==> flow/design.v <==
`timescale 1ns / 1ps
module spi_module
(
    input               I_clk       ,  
    input               I_rst_n     , 
    input               I_tx_en     , 
    input        [15:0]  I_data_in   , 
    output  reg  [7:0]  O_data_out  , 
    input               I_spi_miso  ,  
    output  reg         O_spi_sck   ,  
    output  reg         O_spi_cs    ,  
    output  reg         O_spi_mosi     
);
reg [5:0]   state      ; 
always @(posedge I_clk)
begin
    if(!I_rst_n)
        begin
            state  <=  6'd0    ;
            O_spi_cs    <=  1'b1    ;
            O_spi_sck   <=  1'b0    ;
            O_spi_mosi  <=  1'b0    ;
            O_data_out  <=  8'd0    ;
        end 
    else if(I_tx_en) 
        begin
            if(state==6'd50)
            begin
                state  <=  6'd0                    ; 
            end 
             O_spi_cs    <=  1'b0    ;  
            case(state)
                6'd1, 6'd3 , 6'd5 , 6'd7  , 
                6'd9, 6'd11, 6'd13, 6'd15 ,
                6'd17, 6'd19, 6'd21, 6'd23 ,
                6'd25 , 6'd27, 6'd29, 6'd31 : 
                    begin
                        O_spi_sck   <=  1'b1                ;
                        state  <=  state + 1'b1   ;
                    end
                6'd0:     
                    begin
                        O_spi_mosi  <=  I_data_in[15]        ;
                        O_spi_sck   <=  1'b0                ;
                        state  <=  state + 1'b1   ;          
                    end
                6'd2:     
                    begin
                        O_spi_mosi  <=  I_data_in[14]        ;
                        O_spi_sck   <=  1'b0                ;
                        state  <=  state + 1'b1   ;
                    end
                6'd4:     
                    begin
                        O_spi_mosi  <=  I_data_in[13]        ;
                        O_spi_sck   <=  1'b0                ;
                        state  <=  state + 1'b1   ;
                    end 
                6'd6:     
                    begin
                        O_spi_mosi  <=  I_data_in[12]        ;
                        O_spi_sck   <=  1'b0                ;
                        state  <=  state + 1'b1   ;
                    end 
                6'd8:     
                    begin
                        O_spi_mosi  <=  I_data_in[11]        ;
                        O_spi_sck   <=  1'b0                ;
                        state  <=  state + 1'b1   ;
                    end                            
                6'd10:     
                    begin
                        O_spi_mosi  <=  I_data_in[10]        ;
                        O_spi_sck   <=  1'b0                ;
                        state  <=  state + 1'b1   ;
                    end 
                6'd12:     
                    begin
                        O_spi_mosi  <=  I_data_in[9]        ;
                        O_spi_sck   <=  1'b0                ;
                        state  <=  state + 1'b1   ;
                    end 
                6'd14:     
                    begin
                        O_spi_mosi  <=  I_data_in[8]        ;
                        O_spi_sck   <=  1'b0                ;
                        state  <=  state + 1'b1   ;
                    end
                                   6'd16:     
                                       begin
                                           O_spi_mosi  <=  I_data_in[7]        ;
                                           O_spi_sck   <=  1'b0                ;
                                           state  <=  state + 1'b1   ;
                                       end
                                   6'd18:     
                                       begin
                                           O_spi_mosi  <=  I_data_in[6]        ;
                                           O_spi_sck   <=  1'b0                ;
                                           state  <=  state + 1'b1   ;
                                       end
                                   6'd20:     
                                       begin
                                           O_spi_mosi  <=  I_data_in[5]        ;
                                           O_spi_sck   <=  1'b0                ;
                                           state  <=  state + 1'b1   ;
                                       end 
                                   6'd22:     
                                       begin
                                           O_spi_mosi  <=  I_data_in[4]        ;
                                           O_spi_sck   <=  1'b0                ;
                                           state  <=  state + 1'b1   ;
                                       end 
                                   6'd24:     
                                       begin
                                           O_spi_mosi  <=  I_data_in[3]        ;
                                           O_spi_sck   <=  1'b0                ;
                                           state  <=  state + 1'b1   ;
                                       end                            
                                   6'd26:     
                                       begin
                                           O_spi_mosi  <=  I_data_in[2]        ;
                                           O_spi_sck   <=  1'b0                ;
                                           state  <=  state + 1'b1   ;
                                       end 
                                   6'd28:     
                                       begin
                                           O_spi_mosi  <=  I_data_in[1]        ;
                                           O_spi_sck   <=  1'b0                ;
                                           state  <=  state + 1'b1   ;
                                       end 
                                   6'd30:     
                                       begin
                                           O_spi_mosi  <=  I_data_in[0]        ;
                                           O_spi_sck   <=  1'b0                ;
                                           state  <=  state + 1'b1   ;
                                       end
                6'd32, 6'd34 , 6'd36 , 6'd38  , 
                6'd40, 6'd42, 6'd44, 6'd46, 6'd48 : 
                    begin
                        O_spi_sck  <=  1'b0                ;
                        state  <=  state + 1'b1   ;
                    end
                6'd33:     
                    begin                       
                        O_spi_sck       <=  1'b1                ;
                        state      <=  state + 1'b1   ;
                    end
                6'd35:     
                    begin
                        O_spi_sck       <=  1'b1                ;
                        state      <=  state + 1'b1   ;
                        O_data_out[7]   <=  I_spi_miso          ; 
                    end
                6'd37:     
                    begin
                        O_spi_sck       <=  1'b1                ;
                        state      <=  state + 1'b1   ;
                        O_data_out[6]   <=  I_spi_miso          ; 
                    end 
                6'd39:     
                    begin
                        O_spi_sck       <=  1'b1                ;
                        state      <=  state + 1'b1   ;
                        O_data_out[5]   <=  I_spi_miso          ; 
                    end 
                6'd41:     
                    begin
                        O_spi_sck       <=  1'b1                ;
                        state      <=  state + 1'b1   ;
                        O_data_out[4]   <=  I_spi_miso          ; 
                    end                            
                6'd43:     
                    begin
                        O_spi_sck       <=  1'b1                ;
                        state      <=  state + 1'b1   ;
                        O_data_out[3]   <=  I_spi_miso          ; 
                    end 
                6'd45:     
                    begin
                        O_spi_sck       <=  1'b1                ;
                        state      <=  state + 1'b1   ;
                        O_data_out[2]   <=  I_spi_miso          ; 
                    end 
                6'd47:     
                    begin
                        O_spi_sck       <=  1'b1                ;
                        state      <=  state + 1'b1   ;
                        O_data_out[1]   <=  I_spi_miso          ; 
                    end
                        6'd49:     
                                 begin
                                     O_spi_sck       <=  1'b1                ;
                                     state      <=  state + 1'b1   ;
                                     O_data_out[0]   <=  I_spi_miso          ; 
                                      O_spi_cs<=1'b1;
                                 end
                default:; 
            endcase 
        end    
    else
        begin
            state  <=  6'd0    ;
            O_spi_cs    <=  1'b1    ;
            O_spi_sck   <=  1'b0    ;
            O_spi_mosi  <=  1'b0    ;
            O_data_out  <=  8'd0    ;
        end   
end
endmodule
`timescale 1ns / 1ps
module spi_control(
        clk,
        I_rst_n,
        I_tx_en,
        rst,
        spi_x_out,
        spi_y_out,
        I_spi_miso,
        O_spi_sck,
        O_spi_cs,
        O_spi_mosi
    );
    input clk;
    output reg [3:0]spi_x_out;
    output reg[3:0]spi_y_out;
    input  I_rst_n; 
    input  I_tx_en;
    input  rst; 
    input    I_spi_miso;  
    output  wire         O_spi_sck;  
    output  wire         O_spi_cs  ;  
    output  wire         O_spi_mosi ;    
    wire [7:0]spi_data_out;
    reg [15:0]spi_data_in;
    spi_module spi(
        .I_clk(clk),
        .I_rst_n(I_rst_n), 
        .I_tx_en(I_tx_en), 
        .I_data_in(spi_data_in), 
        .O_data_out(spi_data_out), 
       .I_spi_miso(I_spi_miso) ,  
       .O_spi_sck(O_spi_sck)   ,  
       .O_spi_cs(O_spi_cs)    ,  
       .O_spi_mosi(O_spi_mosi)    
    );
    integer i;
    always@(posedge clk)
    begin
      if(rst)
      begin
        i=0;
        spi_data_in<=16'b0;
        spi_x_out<=4'b0;
        spi_y_out<=4'b0;
      end
      else
      begin
        i=i+1;
        if(i==1)
        begin
            spi_data_in<=16'b0000_1011_0000_1111;
        end
        else if(i==100)
        begin
             spi_y_out<=spi_data_out[3:0];
        end
        else if(i==101)
        begin
            spi_data_in<=16'b0000_1011_0001_0001;
        end
        else if(i==200)
        begin
             spi_x_out<=spi_data_out[3:0];
             i=0;
        end
      end
    end
endmodule
`timescale 1ns / 1ps
module draw_bullet1 #(parameter R=12)(
        clk,
        hcount,
        vcount,
        x,
        y,
        pixel
    );
    input clk;
    input [10:0]hcount;
    input [9:0]vcount;
    output wire [11:0]pixel;
    input [10:0]x;
    input [9:0]y;
    reg[11:0]color;
    always@(posedge clk)
    begin
        if ((hcount-x)*(hcount-x)+(vcount-y)*(vcount-y)<=R*R)
            color<=12'b1111_1111_1111;
        else
            color<=12'b0;
    end
    assign pixel=color;
endmodule
`timescale 1ns / 1ps
module draw_bullet2 #(parameter R=12)(
        clk,
        hcount,
        vcount,
        x,
        y,
        pixel
    );
    input clk;
    input [10:0]hcount;
    input [9:0]vcount;
    output wire [11:0]pixel;
    input [10:0]x;
    input [9:0]y;
    reg[11:0]color;
    always@(posedge clk)
    begin
        if ((hcount-x)*(hcount-x)+(vcount-y)*(vcount-y)<=R*R)
            color<=12'b1111_1111_1111;
        else
            color<=12'b0;
    end
    assign pixel=color;
endmodule
`timescale 1ns / 1ps
module bullet_move #(parameter X=500,Y=500)(
        frame,
        clk,
        rst,
        score,
        x,
        y,
        over
    );
    input frame;
    input clk;
    input rst;
    output reg [15:0]score;  
    output reg [10:0]x;
    output reg [9:0]y;
    input over;
    reg over_reg;
    reg [1:0] v_x;
    reg [1:0] v_y;
    reg sw_x; 
    reg sw_y; 
    always@(posedge clk)
    begin
        if(rst)
        begin
            x<=X;
            y<=Y;
            v_x<=2;
            v_y<=2;
            score<=0;
            sw_x<=0;
            sw_y<=0;
        end
        else if ( frame == 1 &&over==0) 
        begin
                    if(x==2||x==3)begin sw_x<=1;score<=score+1'b1;end
                     else if(x==762||x==761)begin sw_x<=0;score<=score+1'b1;end
                     if(y==36||y==37)begin sw_y<=1;score<=score+1'b1;end
                     else if (y==562||y==561)begin sw_y<=0;score<=score+1'b1;end
              if(sw_x==0)x<=x-v_x;
              else x<=x+v_x;
              if(sw_y==0)y<=y-v_y;
              else y<=y+v_y;
                   if(score[3:0]==10)
                            begin score[3:0]<=0;score[7:4]<=score[7:4]+1;end
                            if(score[7:4]==10)
                            begin score[7:4]<=0;score[11:8]<=score[11:8]+1;end
                            if(score[11:8]==10)
                            begin score[11:8]<=0;score[15:12]<=score[15:12]+1;end
                            if(score[15:12]==10)
                            begin score[11:8]<=0;end      
        end
    end
endmodule
`timescale 1ns / 1ps
module bullet_move2 #(parameter X=200,Y=500)(
        frame,
        clk,
        rst,
        x,
        y
    );
    input frame;
    input clk;
    input rst;
    output reg [10:0]x;
    output reg [9:0]y;
    reg over_reg;
    reg [1:0] v_x;
    reg [1:0] v_y;
    reg sw_x; 
    reg sw_y; 
    reg [3:0]tcount;
    always@(posedge clk)
    begin
         if(rst)
         begin
             sw_x<=0;
             sw_y<=0;
         end
         else
         begin
             if(x<=2)begin sw_x<=1;end
             else if(x>=762)begin sw_x<=0;end
             if(y<=36)begin sw_y<=1;end
             else if (y>=562)begin sw_y<=0;end
         end
    end
    always@(posedge clk)
    begin
        if(rst )
        begin
            x<=X;
            y<=Y;
            v_x<=2;
            v_y<=3;
        end
        else if ( frame == 1 ) 
        begin
              if(sw_x==0)x<=x-v_x;
              else x<=x+v_x;
              if(sw_y==0)y<=y-v_y;
              else y<=y+v_y;
        end
    end
endmodule
`timescale 1ns / 1ps
module draw_player1(
        clk,
        rst,
        frz,
        color_change,
        hcount,
        vcount,
        x,
        y,
        pixel,
        bullet1_x,
        bullet1_y,
        bullet2_x,
        bullet2_y,
        over
    );
    input clk;
    input rst;
    input frz;
    input color_change;
    input [10:0]hcount;
    input [9:0]vcount;
    input [10:0]x;
    input [9:0]y;
    output wire [11:0]pixel;
    input [10:0]bullet1_x;
    input [9:0]bullet1_y;
    input [10:0]bullet2_x;
    input [9:0]bullet2_y;
    output reg over;
    reg [11:0]pixel_reg;
    assign pixel=pixel_reg;
    reg [11:0]color_reg;
    integer R;
    reg [31:0]count;
    always@(posedge clk)
    begin
      if(rst)
      begin
        R<=10;
        count<=0;
        color_reg<=12'b0110_1100_0011;
        over<=0;
      end
      else
      begin
        if(frz)begin color_reg<=12'b0110_1100_0011;over<=0;end
        if(~frz)
         count <=count+1;
         if(count[20]==1&&color_change==0&&R>7)
         begin
            R<=R-2;
            count[20]<=0;
            color_reg<=color_reg+12'b0011_0011_0011;
         end
         if(count[19]==1)
         begin
                count[19] <=0;
                count[20]<=~count[20];
                R<=R+1;
         end
         if(x<2+R||(x+R)>762||(y-R)<36||(y+R)>562||
                  ((x-bullet1_x)*(x-bullet1_x)+(y-bullet1_y)*(y-bullet1_y)<(R+12)*(R+12))
                  ||
                  ((x-bullet2_x)*(x-bullet2_x)+(y-bullet2_y)*(y-bullet2_y)<(R+12)*(R+12))
                  )
         begin over<=1;R<=400;end
         else over<=0;
      end
    end
    always@(posedge clk)
    begin
        if ((hcount-x)*(hcount-x)+(vcount-y)*(vcount-y)<R*R)
        begin
                 pixel_reg<=color_reg;
        end
        else pixel_reg<=12'b0;
    end
endmodule
`timescale 1ns / 1ps
module player1_move #(parameter X = 500, Y = 200)(
    	frame, 
        clk,
        rst,
        frz,
        up,
        down,
        right,
        left,
        x,
        y,
        pattern_select,
        spi_x_out,
        spi_y_out
    );
    input frame;
    input clk;
    input rst;
    input frz;
    input up;
    input down;
    input right;
    input left;
    output reg [10:0]x;
    output reg [9:0]y;
    input pattern_select;
    input [3:0]spi_x_out;
    input [3:0]spi_y_out;
    reg signed [3:0]v_x;
    reg signed [3:0]v_y;
    reg [1:0]xdirect; 
    reg [1:0]ydirect; 
    always@(posedge clk)
    begin
        if ( rst ) 
            begin
                      x<=X;
                      y<=Y;
                      v_x<=1;
                      v_y<=1;
            end
        else if ( frame == 1 ) 
        begin
            if(pattern_select==0)
            begin
               if(left)x<=x-v_x;
               if(right)x<=x+v_x;
               if(up)y<=y-v_y;
               if(down)y<=y+v_y;
            end
            else 
            begin
                if(spi_x_out==1||spi_x_out==2)x<=x-v_x;
                else if(spi_x_out==3||spi_x_out==4)x<=x-2*v_x;
                else if(spi_x_out==4'b1110||spi_x_out==4'b1101)x<=x+v_x;
                else if(spi_x_out==4'b1100||spi_x_out==4'b1011)x<=x+2*v_x;
                if(spi_y_out==1||spi_y_out==2)y<=y+v_y;
                else if(spi_y_out==3||spi_y_out==4)y<=y+2*v_y;
                else if(spi_y_out==4'b1110||spi_y_out==4'b1101)y<=y-v_y;
                else if(spi_y_out==4'b1100||spi_y_out==4'b1011)y<=y-2*v_y;
            end
        end
    end
endmodule
`timescale 1ns / 1ps
module draw_board(
     clk,
     hcount,
     vcount,
     pixel
    );
    input clk;
    input [10:0] hcount;
    input [9:0] vcount;
    output wire [11:0] pixel;
    reg [11:0]pixel_reg;
    assign pixel=pixel_reg;
    always @ (posedge clk)
    begin
        if ( hcount == 0 || vcount == 30 || hcount == 768 || vcount == 568 )
            pixel_reg <= 12'hFFF;
        else
            pixel_reg <= 12'b0;
    end
endmodule
`timescale 1ns / 1ps
module final_out#(parameter WIDTH = 10,   
               HEIGHT = 40)(
    clk,
    rst,
    bullet1,
    bullet2,
    player,
    board,
    final_pixel,
    over,
    hcount,
    vcount
    );
    input clk;
    input rst;
    input [11:0]bullet1;
    input [11:0]bullet2;
    input [11:0]player;
    input [11:0]board;
    input [10:0]hcount;
    input [9:0]vcount;
    input over;
    output reg [11:0]final_pixel;
    reg [11:0]pixel_reg;
    localparam [7:0] x = 120;
    localparam [7:0] y = 245;
    always@(posedge clk)
    begin
        if(rst)begin final_pixel<=0;pixel_reg<=0;end
        else
            if(over==0)
             final_pixel <= board | bullet1 | bullet2 | player;
            else
            begin
                if(over==1)
                  if (
                                    ((hcount >= (x + 5*WIDTH + 3*HEIGHT) && hcount < (x + 6*WIDTH + 3*HEIGHT)) && (vcount >= y && vcount < (y + 2*WIDTH + HEIGHT))) ||  
                                    ((hcount >= (x + 5*WIDTH + 3*HEIGHT) && hcount < (x + 6*WIDTH + 3*HEIGHT)) && (vcount >= (y + 2*WIDTH + HEIGHT) && vcount < (y + 2*WIDTH + 2*HEIGHT))) ||  
                                    ((hcount >= (x + 5*WIDTH + 3*HEIGHT) && hcount < (x + 7*WIDTH + 4*HEIGHT)) && (vcount >= (y + 2*WIDTH + 2*HEIGHT) && vcount < (y + 3*WIDTH + 2*HEIGHT))) ||  
                                    ((hcount >= (x + 8*WIDTH + 4*HEIGHT) && hcount < (x + 10*WIDTH + 5*HEIGHT)) && (vcount >= y && vcount < (y + WIDTH))) ||  
                                    ((hcount >= (x + 8*WIDTH + 4*HEIGHT) && hcount < (x + 9*WIDTH + 4*HEIGHT)) && (vcount >= (y + WIDTH) && vcount < (y + 2*WIDTH + HEIGHT))) ||  
                                    ((hcount >= (x + 8*WIDTH + 4*HEIGHT) && hcount < (x + 9*WIDTH + 4*HEIGHT)) && (vcount >= (y + 2*WIDTH + HEIGHT) && vcount < (y + 2*WIDTH + 2*HEIGHT))) ||  
                                    ((hcount >= (x + 8*WIDTH + 4*HEIGHT) && hcount < (x + 10*WIDTH + 5*HEIGHT)) && (vcount >= (y + 2*WIDTH + 2*HEIGHT) && vcount < (y + 3*WIDTH + 2*HEIGHT))) ||  
                                    ((hcount >= (x + 9*WIDTH + 5*HEIGHT) && hcount < (x + 10*WIDTH + 5*HEIGHT)) && (vcount >= (y + WIDTH) && vcount < (y + 2*WIDTH + HEIGHT))) ||  
                                    ((hcount >= (x + 9*WIDTH + 5*HEIGHT) && hcount < (x + 10*WIDTH + 5*HEIGHT)) && (vcount >= (y + 2*WIDTH + HEIGHT) && vcount < (y + 2*WIDTH + 2*HEIGHT))) || 
                                    ((hcount >= (x + 11*WIDTH + 5*HEIGHT) && hcount < (x + 13*WIDTH + 6*HEIGHT)) && (vcount >= y && vcount < (y + WIDTH))) ||  
                                    ((hcount >= (x + 11*WIDTH + 5*HEIGHT) && hcount < (x + 12*WIDTH + 5*HEIGHT)) && (vcount >= (y + WIDTH) && vcount < (y + WIDTH + HEIGHT))) ||  
                                    ((hcount >= (x + 11*WIDTH + 5*HEIGHT) && hcount < (x + 13*WIDTH + 6*HEIGHT)) && (vcount >= (y + WIDTH + HEIGHT) && vcount < (y + 2*WIDTH + HEIGHT))) ||  
                                    ((hcount >= (x + 12*WIDTH + 6*HEIGHT) && hcount < (x + 13*WIDTH + 6*HEIGHT)) && (vcount >= (y + 2*WIDTH + HEIGHT) && vcount < (y + 2*WIDTH + 2*HEIGHT))) ||  
                                    ((hcount >= (x + 11*WIDTH + 5*HEIGHT) && hcount < (x + 13*WIDTH + 6*HEIGHT)) && (vcount >= (y + 2*WIDTH + 2*HEIGHT) && vcount < (y + 3*WIDTH + 2*HEIGHT))) || 
                                    ((hcount >= (x + 14*WIDTH + 6*HEIGHT) && hcount < (x + 16*WIDTH + 7*HEIGHT)) && (vcount >= y && vcount < (y + WIDTH))) ||  
                                    ((hcount >= (x + 14*WIDTH + 6*HEIGHT + HEIGHT/2) && hcount < (x + 15*WIDTH + 6*HEIGHT + HEIGHT/2)) && (vcount >= y && vcount < (y + 2*WIDTH + HEIGHT))) ||  
                                    ((hcount >= (x + 14*WIDTH + 6*HEIGHT + HEIGHT/2) && hcount < (x + 15*WIDTH + 6*HEIGHT + HEIGHT/2)) && (vcount >= (y + 2*WIDTH + HEIGHT) && vcount < (y + 3*WIDTH + 2*HEIGHT))) 
                                   )
                                   pixel_reg <= 12'h0FF;
                               else 
                                   pixel_reg <= 12'b0;
                  final_pixel<=pixel_reg;     
       end
    end
endmodule
`timescale 1ns / 1ps
module vga(
        clk, 
		rst,
		frz,
		color_change,
		score2,
		vsync,
		hsync,
		VGA_R,
		VGA_G,
		VGA_B,
		up,
		down,
		right,
		left,
		pattern_select,
		over,
		spi_x_out,
		spi_y_out
    );
    input clk; 
    input rst;
    input frz;
    input color_change;
    output vsync;
    output hsync;
    output [3:0] VGA_R;
    output [3:0] VGA_G;
    output [3:0] VGA_B;
    input up;
    input down;
    input right;
    input left;
    wire [15:0]score;
    output wire [15:0]score2;
    input pattern_select;
    input [3:0]spi_x_out;
    input [3:0]spi_y_out;
    wire [11:0]pixel;
    wire [10:0] bullet1_x;
    wire [9:0] bullet1_y;
    wire[11:0]bullet1_pixel;
    wire [10:0] bullet2_x;
    wire [9:0] bullet2_y;
    wire[11:0]bullet2_pixel;
    wire [10:0]player_x;
    wire  [9:0]player_y;
    wire[11:0]player_pixel;
    wire [11:0]board_pixel;
    output wire over;
    reg	 vs;
    reg hs;
    reg [10:0] hcount;
    reg [9:0] vcount;
    reg [9:0] counter;
    reg frame;
    wire hsyncon;
    wire hsyncoff;
    wire hreset;
    wire vclk;
    assign hsyncon = (hcount == 855);
    assign hsyncoff = (hcount == 975);
    assign hreset = (hcount == 1039);
    wire vsyncon,vsyncoff,vreset;
    assign vsyncon = hreset & (vcount == 636);
    assign vsyncoff = hreset & (vcount == 642);
    assign vreset = hreset & (vcount == 665);
    assign vclk = 1'b1;
    always @(posedge clk) 
    begin
        if (rst == 1)  
        begin
            hcount <= 0;
            vcount <= 0;
            vs <= 1;
            hs <= 1;
            counter <= 0;
            frame <= 0;
        end
        else 
        begin
            if ( vclk == 1 ) 
            begin
                hcount <= hreset ? 0 : hcount + 1; 
                hs <= hsyncon ? 0 : hsyncoff ? 1 : hs;   
                vcount <= hreset ? (vreset ? 0 : vcount + 1) : vcount; 
                vs <= vsyncon ? 0 : vsyncoff ? 1 : vs;   
                if ( vs == 0 )
                    counter <= counter + 1;
                if ( counter ==  30 &&  frz == 0)    
                begin
                    counter <= 0;
                    frame <= 1;
                end
                else
                    frame <= 0;
            end
        end
    end
    draw_bullet1 bullet1(
        .clk(clk),
        .hcount(hcount),
        .vcount(vcount),
        .x(bullet1_x),
        .y(bullet1_y),
        .pixel(bullet1_pixel)
    );
    bullet_move movebullet1(
         .frame(frame),
         .clk(clk),
         .rst(rst),
         .score(score2),
         .x(bullet1_x),
         .y(bullet1_y),
         .over(over)
    );
    draw_bullet2 bullet2(
        .clk(clk),
        .hcount(hcount),
        .vcount(vcount),
        .x(bullet2_x),
        .y(bullet2_y),
        .pixel(bullet2_pixel)
    );
    bullet_move2 movebullet2(
         .frame(frame),
         .clk(clk),
         .rst(rst),
         .x(bullet2_x),
         .y(bullet2_y)
    );
    draw_player1 player(
        .clk(clk),
        .rst(rst),
        .frz(frz),
        .hcount(hcount),
        .vcount(vcount),
        .x(player_x),
        .y(player_y),
        .color_change(color_change),
        .pixel(player_pixel),
        .bullet1_x(bullet1_x),
        .bullet1_y(bullet1_y),
        .bullet2_x(bullet2_x),
        .bullet2_y(bullet2_y),
        .over(over)
    );
    player1_move moveplayer1(
    	.frame(frame), 
        .clk(clk),
        .rst(rst),
        .frz(frz),
	    .up(up),
        .down(down),
        .right(right),
        .left(left),
        .x(player_x),
        .y(player_y),
        .pattern_select(pattern_select),
        .spi_x_out(spi_x_out),
        .spi_y_out(spi_y_out)
    );
    draw_board board1(
        .clk(clk),
        .hcount(hcount),
        .vcount(vcount),
        .pixel(board_pixel)
    );
    final_out finalout(
        .clk(clk),
        .rst(rst),
        .bullet1(bullet1_pixel),
        .bullet2(bullet2_pixel),
        .player(player_pixel),
        .board(board_pixel),
        .final_pixel(pixel),
        .over(over),
		.hcount(hcount),
        .vcount(vcount)
    );
    assign VGA_R=pixel[11:8];
    assign VGA_G=pixel[7:4];
    assign VGA_B=pixel[3:0];
    assign vsync = ~vs;
    assign hsync = ~hs;
endmodule
`timescale 1ns / 1ps
module seg_display(
        clk,
        rst,
        seven_seg,
        sel,
        over,
        idata
    );
    input clk;
    input rst;
    input[15:0]idata;
    output [7:0]seven_seg;
    output [7:0]sel;
    input over;
    reg [31:0] count;
    reg [7:0]seg_reg;
    reg[7:0]sel_reg;
    reg [3:0]disp_data;
    assign seven_seg=seg_reg;
    assign sel=sel_reg;
    always@(posedge clk)
    begin
         if(rst)
                count <=0;
         else
         begin
         count <=count+1;
         if(count==500000)
                count <=1;
         end
    end
    always@(*)    
             begin
                 case(count[13:11])
                 3'b000:disp_data<=idata[3:0];
                 3'b001:disp_data<=idata[7:4];
                 3'b010:disp_data<=idata[11:8];
                 3'b011:disp_data<=idata[15:12];             
                 default:disp_data<=4'b1111;
                 endcase
    end 
    always@(*)
    begin
            case(disp_data)
            4'h0: seg_reg=8'hc0;
            4'h1: seg_reg=8'hf9;
            4'h2: seg_reg=8'ha4;
            4'h3: seg_reg=8'hb0;
            4'h4: seg_reg=8'h99;
            4'h5: seg_reg=8'h92;
            4'h6: seg_reg=8'h82;
            4'h7: seg_reg=8'hf8;
            4'h8: seg_reg=8'h80;
            4'h9: seg_reg=8'h90;
            default:seg_reg<=8'hff;
            endcase
    end
    always@(*)
           begin
               case(count[13:11])
               3'b000:sel_reg<=8'b1111_1110;
               3'b001:sel_reg<=8'b1111_1101;
               3'b010:sel_reg<=8'b1111_1011;
               3'b011:sel_reg<=8'b1111_0111;
               3'b100:sel_reg<=8'b1110_1111;
               3'b101:sel_reg<=8'b1101_1111;
               3'b110:sel_reg<=8'b1011_1111;
               3'b111:sel_reg<=8'b0111_1111;
               endcase
     end
endmodule
`timescale 1ns / 1ps
module top_logic(  
		clk,
		rst,
		frz,
		level,
		Dout,
		vsync,
		hsync,
		VGA_R,
		VGA_G,
		VGA_B,
		BTNU,
		BTND,
		BTNL,
		BTNR,
        seven_seg,
        sel,
        pattern_select,
         I_spi_miso,
         O_spi_sck,
         O_spi_cs,
         O_spi_mosi
);
	input clk;
    input rst;
    input frz;
    input [4:0]level;
    input Dout;
    output vsync;
    output hsync;
    output [3:0] VGA_R;
    output [3:0] VGA_G;
    output [3:0] VGA_B;
    input BTNU;
    input BTND;
    input BTNR;
    input BTNL;
    output [7:0]seven_seg;
    output [7:0] sel;
    wire left;
    wire right;
    wire up;
    wire down;
    assign left=BTNL;
    assign right=BTNR;
    assign up=BTNU;
    assign down=BTND;
    input    I_spi_miso;  
    output  wire         O_spi_sck;  
    output  wire         O_spi_cs  ;  
    output  wire         O_spi_mosi ;    
    input pattern_select;
    wire [3:0]spi_x_out;
    wire [3:0]spi_y_out;
    wire [15:0]score;
    wire over;
   spi_control spi(
                .clk(clk),
                .I_rst_n(!rst),
                .I_tx_en(1'b1),
                .rst(rst),
                .spi_x_out(spi_x_out),
                .spi_y_out(spi_y_out),
                .I_spi_miso(I_spi_miso),
                .O_spi_sck(O_spi_sck),
                .O_spi_cs(O_spi_cs),
                .O_spi_mosi(O_spi_mosi)
    );
    vga VGA( 
			 .clk(clk),
			 .rst(rst),
			 .frz(~frz),
			 .color_change(Dout),
			 .score2(score),
			 .vsync(vsync),
			 .hsync(hsync),
			 .VGA_R(VGA_R),
			 .VGA_G(VGA_G),
			 .VGA_B(VGA_B),
			 .up(up),
			 .down(down),
			 .right(right),
			 .left(left),
			 .pattern_select(pattern_select),
			 .over(over),
			 .spi_x_out(spi_x_out),
			 .spi_y_out(spi_y_out)
	);
    seg_display seg(
            .clk(clk),
            .seven_seg(seven_seg),
            .sel(sel),
            .rst(rst),
            .over(over),
            .idata(score)
    );
endmodule
-- Tool chain data of top_logic
Tool output for the design above, in the order of the flow.
Line numbers count from 1 in the design file above.
Library cell names are shortened.
A cell with - has no value.
- design top: top_logic
- clock input: clk
- cell library: sky130hd
- timing corner: tt_025C_1v80

-- Elaborated design
Source: Yosys, flattened and elaborated, memories not mapped. Widths are those after wreduce. Print and check cells do not count. Equal cells are merged and count once.
Yosys's memory passes give these memory sizes; they may raise the number of words (mostly to a power of two), join words into wider ones and drop unused or constant bits.
- register bits after elaboration: 359
- bits in read-only memories at 176
- noted word width x clocked read ports: 8
- memories kept at 2
- noted word-level cells: 470
- memories (memory ; words ; bits a word ; rd ports ; write ports ; line ; source):
    (no name shown) ; 16 ; 7 ; 1 ; 0 ; 895 ; case(disp_data)
    (no name shown) ; 8 ; 8 ; 1 ; 0 ; 911 ; case(count[13:11])
- add/subtract/negate cells: 50
- $mul: 12
- $lt $le $gt $ge: 39
- equality and inequality tests at 100
- multiplexer cells: 84
- bitwise logic cells: 15
- noted reduce/logical cells: 119
- operators with widths (kind ; count):
    multiplier 32 x 32 -> 32 bit ; 4
    multiplier 11 x 11 -> 22 bit ; 5
    multiplier 12 x 12 -> 24 bit ; 3
    two-way mux 32 bit ; 6
    equality test 6 bit with constant B ; 19
    two-way mux 12 bit ; 9
    two-way mux 10 bit ; 10
    two-way mux 11 bit ; 9
    less-than comparator 32 bit ; 3
    equality test 6 x 5 -> 1 bit with constant B ; 16
    two-way mux 4 bit ; 23
    adder 24 x 22 -> 25 bit ; 3
    >= comparator 11 x 9 -> 1 bit with constant B ; 6
    less-than comparator 11 x 9 -> 1 bit with constant B ; 6
    adder 32 x 1 -> 32 bit with constant B ; 2
    greater-than comparator 32 x 10 -> 1 bit with constant B ; 2
    adder 32 x 2 -> 32 bit with constant B ; 2
    adder 32 bit ; 2
    less-or-equal comparator 32 x 8 -> 1 bit with constant B ; 2
    equality test 32 x 8 -> 1 bit with constant B ; 2
    equality test 10 bit with constant B ; 6
    subtractor 11 x 11 -> 12 bit ; 5
    subtractor 10 x 10 -> 11 bit ; 5
    equality test 11 x 10 -> 1 bit with constant B ; 5
    OR reduction 25 bit ; 2
    OR reduction 50 bit ; 1
    equality test 4 bit with constant B ; 12
    equality test 6 x 4 -> 1 bit with constant B ; 8
Not listed: further kinds 75, cells in them 241.

-- Depth
Depth = most cells in a row (Yosys ltp): at word level without a register or memory, in the mapped netlist without a sequential cell, where the memories' decode and read muxes count.
- depth after elaboration at 20
- ABC_AREA at 1
- gate-level depth with buffers: 70
- depth with buffers taken out: 69

-- Mapped cells and area
The flow's flattened synthesis, as Yosys stat reports it; memories are mapped. The netlist is that of the ABC_AREA named above (0 if unset); the other value can give another one.
- cells by type (cell ; count ; total area (um^2)):
    fa_1 ; 2361 ; 4.73E+04
    inv_1 ; 4028 ; 1.51E+04
    ha_1 ; 1125 ; 14076
    nand2_1 ; 1959 ; 7.35E+03
    dfxtp_1 ; 304 ; 6.09E+03
    nor2_1 ; 1412 ; 5.3E+03
    xor2_1 ; 344 ; 3012.89
    a21oi_1 ; 579 ; 2.9E+03
    nand3_1 ; 364 ; 1.82E+03
    xnor2_1 ; 208 ; 1.82E+03
    o21ai_0 ; 355 ; 1.78E+03
    nor3_1 ; 151 ; 755.725
    nand4_1 ; 114 ; 713.184
    clkbuf_1 ; 163 ; 611.837
    or2_2 ; 80 ; 500.48
    nor4_1 ; 53 ; 331.568
    o211ai_1 ; 42 ; 315.302
    a31oi_1 ; 41 ; 256.496
Other cell types: 50; their cells: 463.
- noted mapped cells: 14146
- noted chip area (Yosys): 0.1131923 mm^2
- flip-flops at 304

-- Timing after synthesis
OpenSTA on the mapped netlist: ideal clock, no wires. The path of least setup slack (recovery checks aside). Input and output delay are each 20% of the period. Register names are those of the netlist, which keeps one name where synthesis merged equal registers.
- path kind: register -> register
- from: register VGA.vcount[0]
- to: register VGA.bullet2.color[10]
- noted clock period: 20.0 ns
- noted library setup time: 0.070 ns
- launch time at the first pin at 0.000 ns
- noted arrival time: 12.934 ns
- noted path slack: 6.997 ns
- path delay: 13.004 ns
- driving pins on the path at 62
- period reached after synthesis at 13.003 ns
"path delay" is the arrival time less input delay plus setup time.
"driving pins on the path": output pins that drive a net of the path, with the launching flip-flop's if there is one; two outputs of one cell count as two.
"period reached after synthesis" is the clock period less the worst setup slack; recovery checks do not enter. This is arithmetic on one report: input and output delays are still those of the set period (20% each).
Between the ends stands the longest chain of elaborated cells between them, by number of cells; it is not shown to be the way that was timed. Of several equally long chains one is given.
A line is the first line of the expression or statement that the cell stems from. Yosys adds cells for indexed reads and writes and turns some case tables into memories.
- cells stage by stage: dfxtp_1 -> inv_1 -> clkbuf_1 -> ha_1 -> fa_1 -> o211a_1 -> nor2_1 -> o21ai_0 -> nand2_1 -> nand2_1 -> nand2_1 -> a21oi_1 -> inv_1 -> clkbuf_1 -> nor2_1 -> fa_1 -> inv_1 -> fa_1 -> [... 26 more ...] -> fa_1 -> inv_1 -> fa_1 -> fa_1 -> inv_1 -> fa_1 -> inv_1 -> ha_1 -> a21oi_1 -> o21ai_0 -> a221oi_1 -> nand2_1 -> nand2_1 -> nand2_1 -> nand3b_1 -> nor2_1 -> nand3_1 -> a21oi_1
- cells in the longest elaborated chain at 5
- noted elaborated cells on any way between the ends: 5
- RTL lines with such cells at 1
- those cells by class: add/sub: 2; mul: 1; compare: 1; mux: 1
- RTL lines, path after synthesis (element ; line ; source):
    from (decl) ; 718 ; reg [9:0] vcount;
    from (assign) ; 738 ; vcount <= 0;
    from (assign) ; 750 ; vcount <= hreset ? (vreset ? 0 : vcount + 1) : vcount;
    subtractor 10 x 10 -> 11 bit ; 322 ; if ((hcount-x)*(hcount-x)+(vcount-y)*(vcount-y)<=R*R)
    multiplier 11 x 11 -> 22 bit ; 322 ;
    adder 32 bit ; 322 ;
    less-or-equal comparator 32 x 8 -> 1 bit ; 322 ;
    two-way mux 12 bit ; 322 ;
    to (assign) ; 323 ; color<=12'b1111_1111_1111;
    to (assign) ; 325 ; color<=12'b0;
    to (decl) ; 319 ; reg[11:0]color;

-- Timing after layout
Path of least setup slack in the final report of run 1 (OpenROAD, finished layout, wires in). Where an end is a register, its clock arrival counts in the times.
- path kind: register -> register
- from: register VGA.movebullet2.y[1]
- to: register VGA.bullet2.color[10]
- noted clock period: 19.9 ns
- noted library setup time: 0.06 ns
- launch time at the first pin at 0.61 ns
- noted arrival time: 14.62 ns
- noted path slack: 5.84 ns
- driving pins on the path at 60
Between the ends stands the longest chain of elaborated cells between them, by number of cells; it is not shown to be the way that was timed. Of several equally long chains one is given.
At most two assigning lines are given for a register; there are more.
- cells stage by stage: dfxtp_1 -> inv_1 -> ha_1 -> nand3_1 -> nand2_1 -> a21oi_1 -> o21bai_1 -> a21oi_1 -> o21bai_1 -> nand2_1 -> nand2_1 -> a21oi_1 -> or2_2 -> nand2_2 -> nor2_1 -> fa_1 -> inv_1 -> fa_1 -> [... 24 more ...] -> fa_1 -> fa_1 -> fa_1 -> fa_1 -> inv_1 -> fa_1 -> inv_1 -> ha_1 -> a21oi_1 -> o21ai_0 -> a31oi_1 -> nand3_1 -> a21oi_1 -> xor2_1 -> nand3_1 -> nor2_1 -> nand3_1 -> a21oi_1
- cells in the longest elaborated chain at 5
- noted elaborated cells on any way between the ends: 5
- RTL lines with such cells at 1
- those cells by class: add/sub: 2; mul: 1; compare: 1; mux: 1
- RTL lines, path after layout (element ; line ; source):
    from (decl) ; 396 ; output reg [9:0]y;
    from (assign) ; 431 ; if(sw_y==0)y<=y-v_y;
    from (assign) ; 432 ; else y<=y+v_y;
    subtractor 10 x 10 -> 11 bit ; 322 ; if ((hcount-x)*(hcount-x)+(vcount-y)*(vcount-y)<=R*R)
    multiplier 11 x 11 -> 22 bit ; 322 ;
    adder 32 bit ; 322 ;
    less-or-equal comparator 32 x 8 -> 1 bit ; 322 ;
    two-way mux 12 bit ; 322 ;
    to (assign) ; 323 ; color<=12'b1111_1111_1111;
    to (assign) ; 325 ; color<=12'b0;
    to (decl) ; 319 ; reg[11:0]color;

Stored flow runs of top_logic (5 of them; Yosys, OpenROAD, sky130hd). They differ in their settings and are not a sequence. Constraints: input delay and output delay 20% of the set period each, output load 0.01 pF.
By "achieved clock period" is meant the clock period of the run minus its worst setup slack. This is arithmetic on one report: input and output delays are still those of the set period (20% each).
By "worst setup path time" is meant the share of the clock period that the worst setup path is allowed (20% is reserved at inputs, 20% at outputs), minus its slack. Clock arrival times at its registers enter into it.

Run 1
Settings were ABC_AREA = 1; CELL_PAD_IN_SITES_GLOBAL_PLACEMENT = 0; CORE_ASPECT_RATIO = 1.01; CORE_UTILIZATION = 44; PLACE_DENSITY = 0.69; SETUP_SLACK_MARGIN = 5.0; SLEW_MARGIN = 35; TNS_END_PERCENT = 85; period_ns = 19.9; CAP_MARGIN = 20; CORE_MARGIN = 2
- noted the smallest setup slack: 5.844 ns
- worst setup path time at 14.06 ns
- worst path kind: register -> register
- noted the post-route setup TNS: 0.000 ns
- final utilization at 46.5 %
- die outline area at 0.261329 mm^2
- worst hold slack: 0.445 ns
- synthesis area at 0.1131923 mm^2
- standard-cell area after layout: 0.119202 mm^2
- achieved clock period: 14.056 ns

Run 2
Settings were ABC_AREA = 1; CELL_PAD_IN_SITES_GLOBAL_PLACEMENT = 1; CORE_UTILIZATION = 58; period_ns = 20.0; CAP_MARGIN = 20; CORE_MARGIN = 2; SLEW_MARGIN = 20
- noted the smallest setup slack: 5.185 ns
- worst setup path time at 14.82 ns
- worst path kind: register -> register
- noted the post-route setup TNS: 0.000 ns
- final utilization at 60.7 %
- die outline area at 0.198711 mm^2
- worst hold slack: 0.424 ns
- synthesis area at 0.1131923 mm^2
- standard-cell area after layout: 0.118004 mm^2
- achieved clock period: 14.815 ns

Run 3
Settings were period_ns = 20.5; CAP_MARGIN = 20; CORE_MARGIN = 2; CORE_UTILIZATION = 40; SLEW_MARGIN = 20
- noted the smallest setup slack: 3.694 ns
- worst setup path time at 16.81 ns
- worst path kind: register -> register
- noted the post-route setup TNS: 0.000 ns
- final utilization at 42.6 %
- die outline area at 0.274277 mm^2
- worst hold slack: 0.427 ns
- synthesis area at 0.1080411 mm^2
- standard-cell area after layout: 0.11444 mm^2
- achieved clock period: 16.806 ns

Run 4
Settings were ABC_AREA = 1; CAP_MARGIN = 5; CELL_PAD_IN_SITES_DETAIL_PLACEMENT = 2; CELL_PAD_IN_SITES_GLOBAL_PLACEMENT = 3; CORE_UTILIZATION = 52; CTS_CLUSTER_SIZE = 85; GPL_ROUTABILITY_DRIVEN = 1; PLACE_DENSITY_LB_ADDON = 0.13; period_ns = 9.48; CORE_MARGIN = 2; SLEW_MARGIN = 20
- not finished: placement ended with error FLW-0024

Run 5
Settings were period_ns = 20.0; CAP_MARGIN = 20; CORE_MARGIN = 2; CORE_UTILIZATION = 40; SLEW_MARGIN = 20
- noted the smallest setup slack: 3.419 ns
- worst setup path time at 16.58 ns
- worst path kind: register -> register
- noted the post-route setup TNS: 0.000 ns
- final utilization at 42.6 %
- die outline area at 0.274277 mm^2
- worst hold slack: 0.421 ns
- synthesis area at 0.1080411 mm^2
- standard-cell area after layout: 0.114467 mm^2
- achieved clock period: 16.581 ns
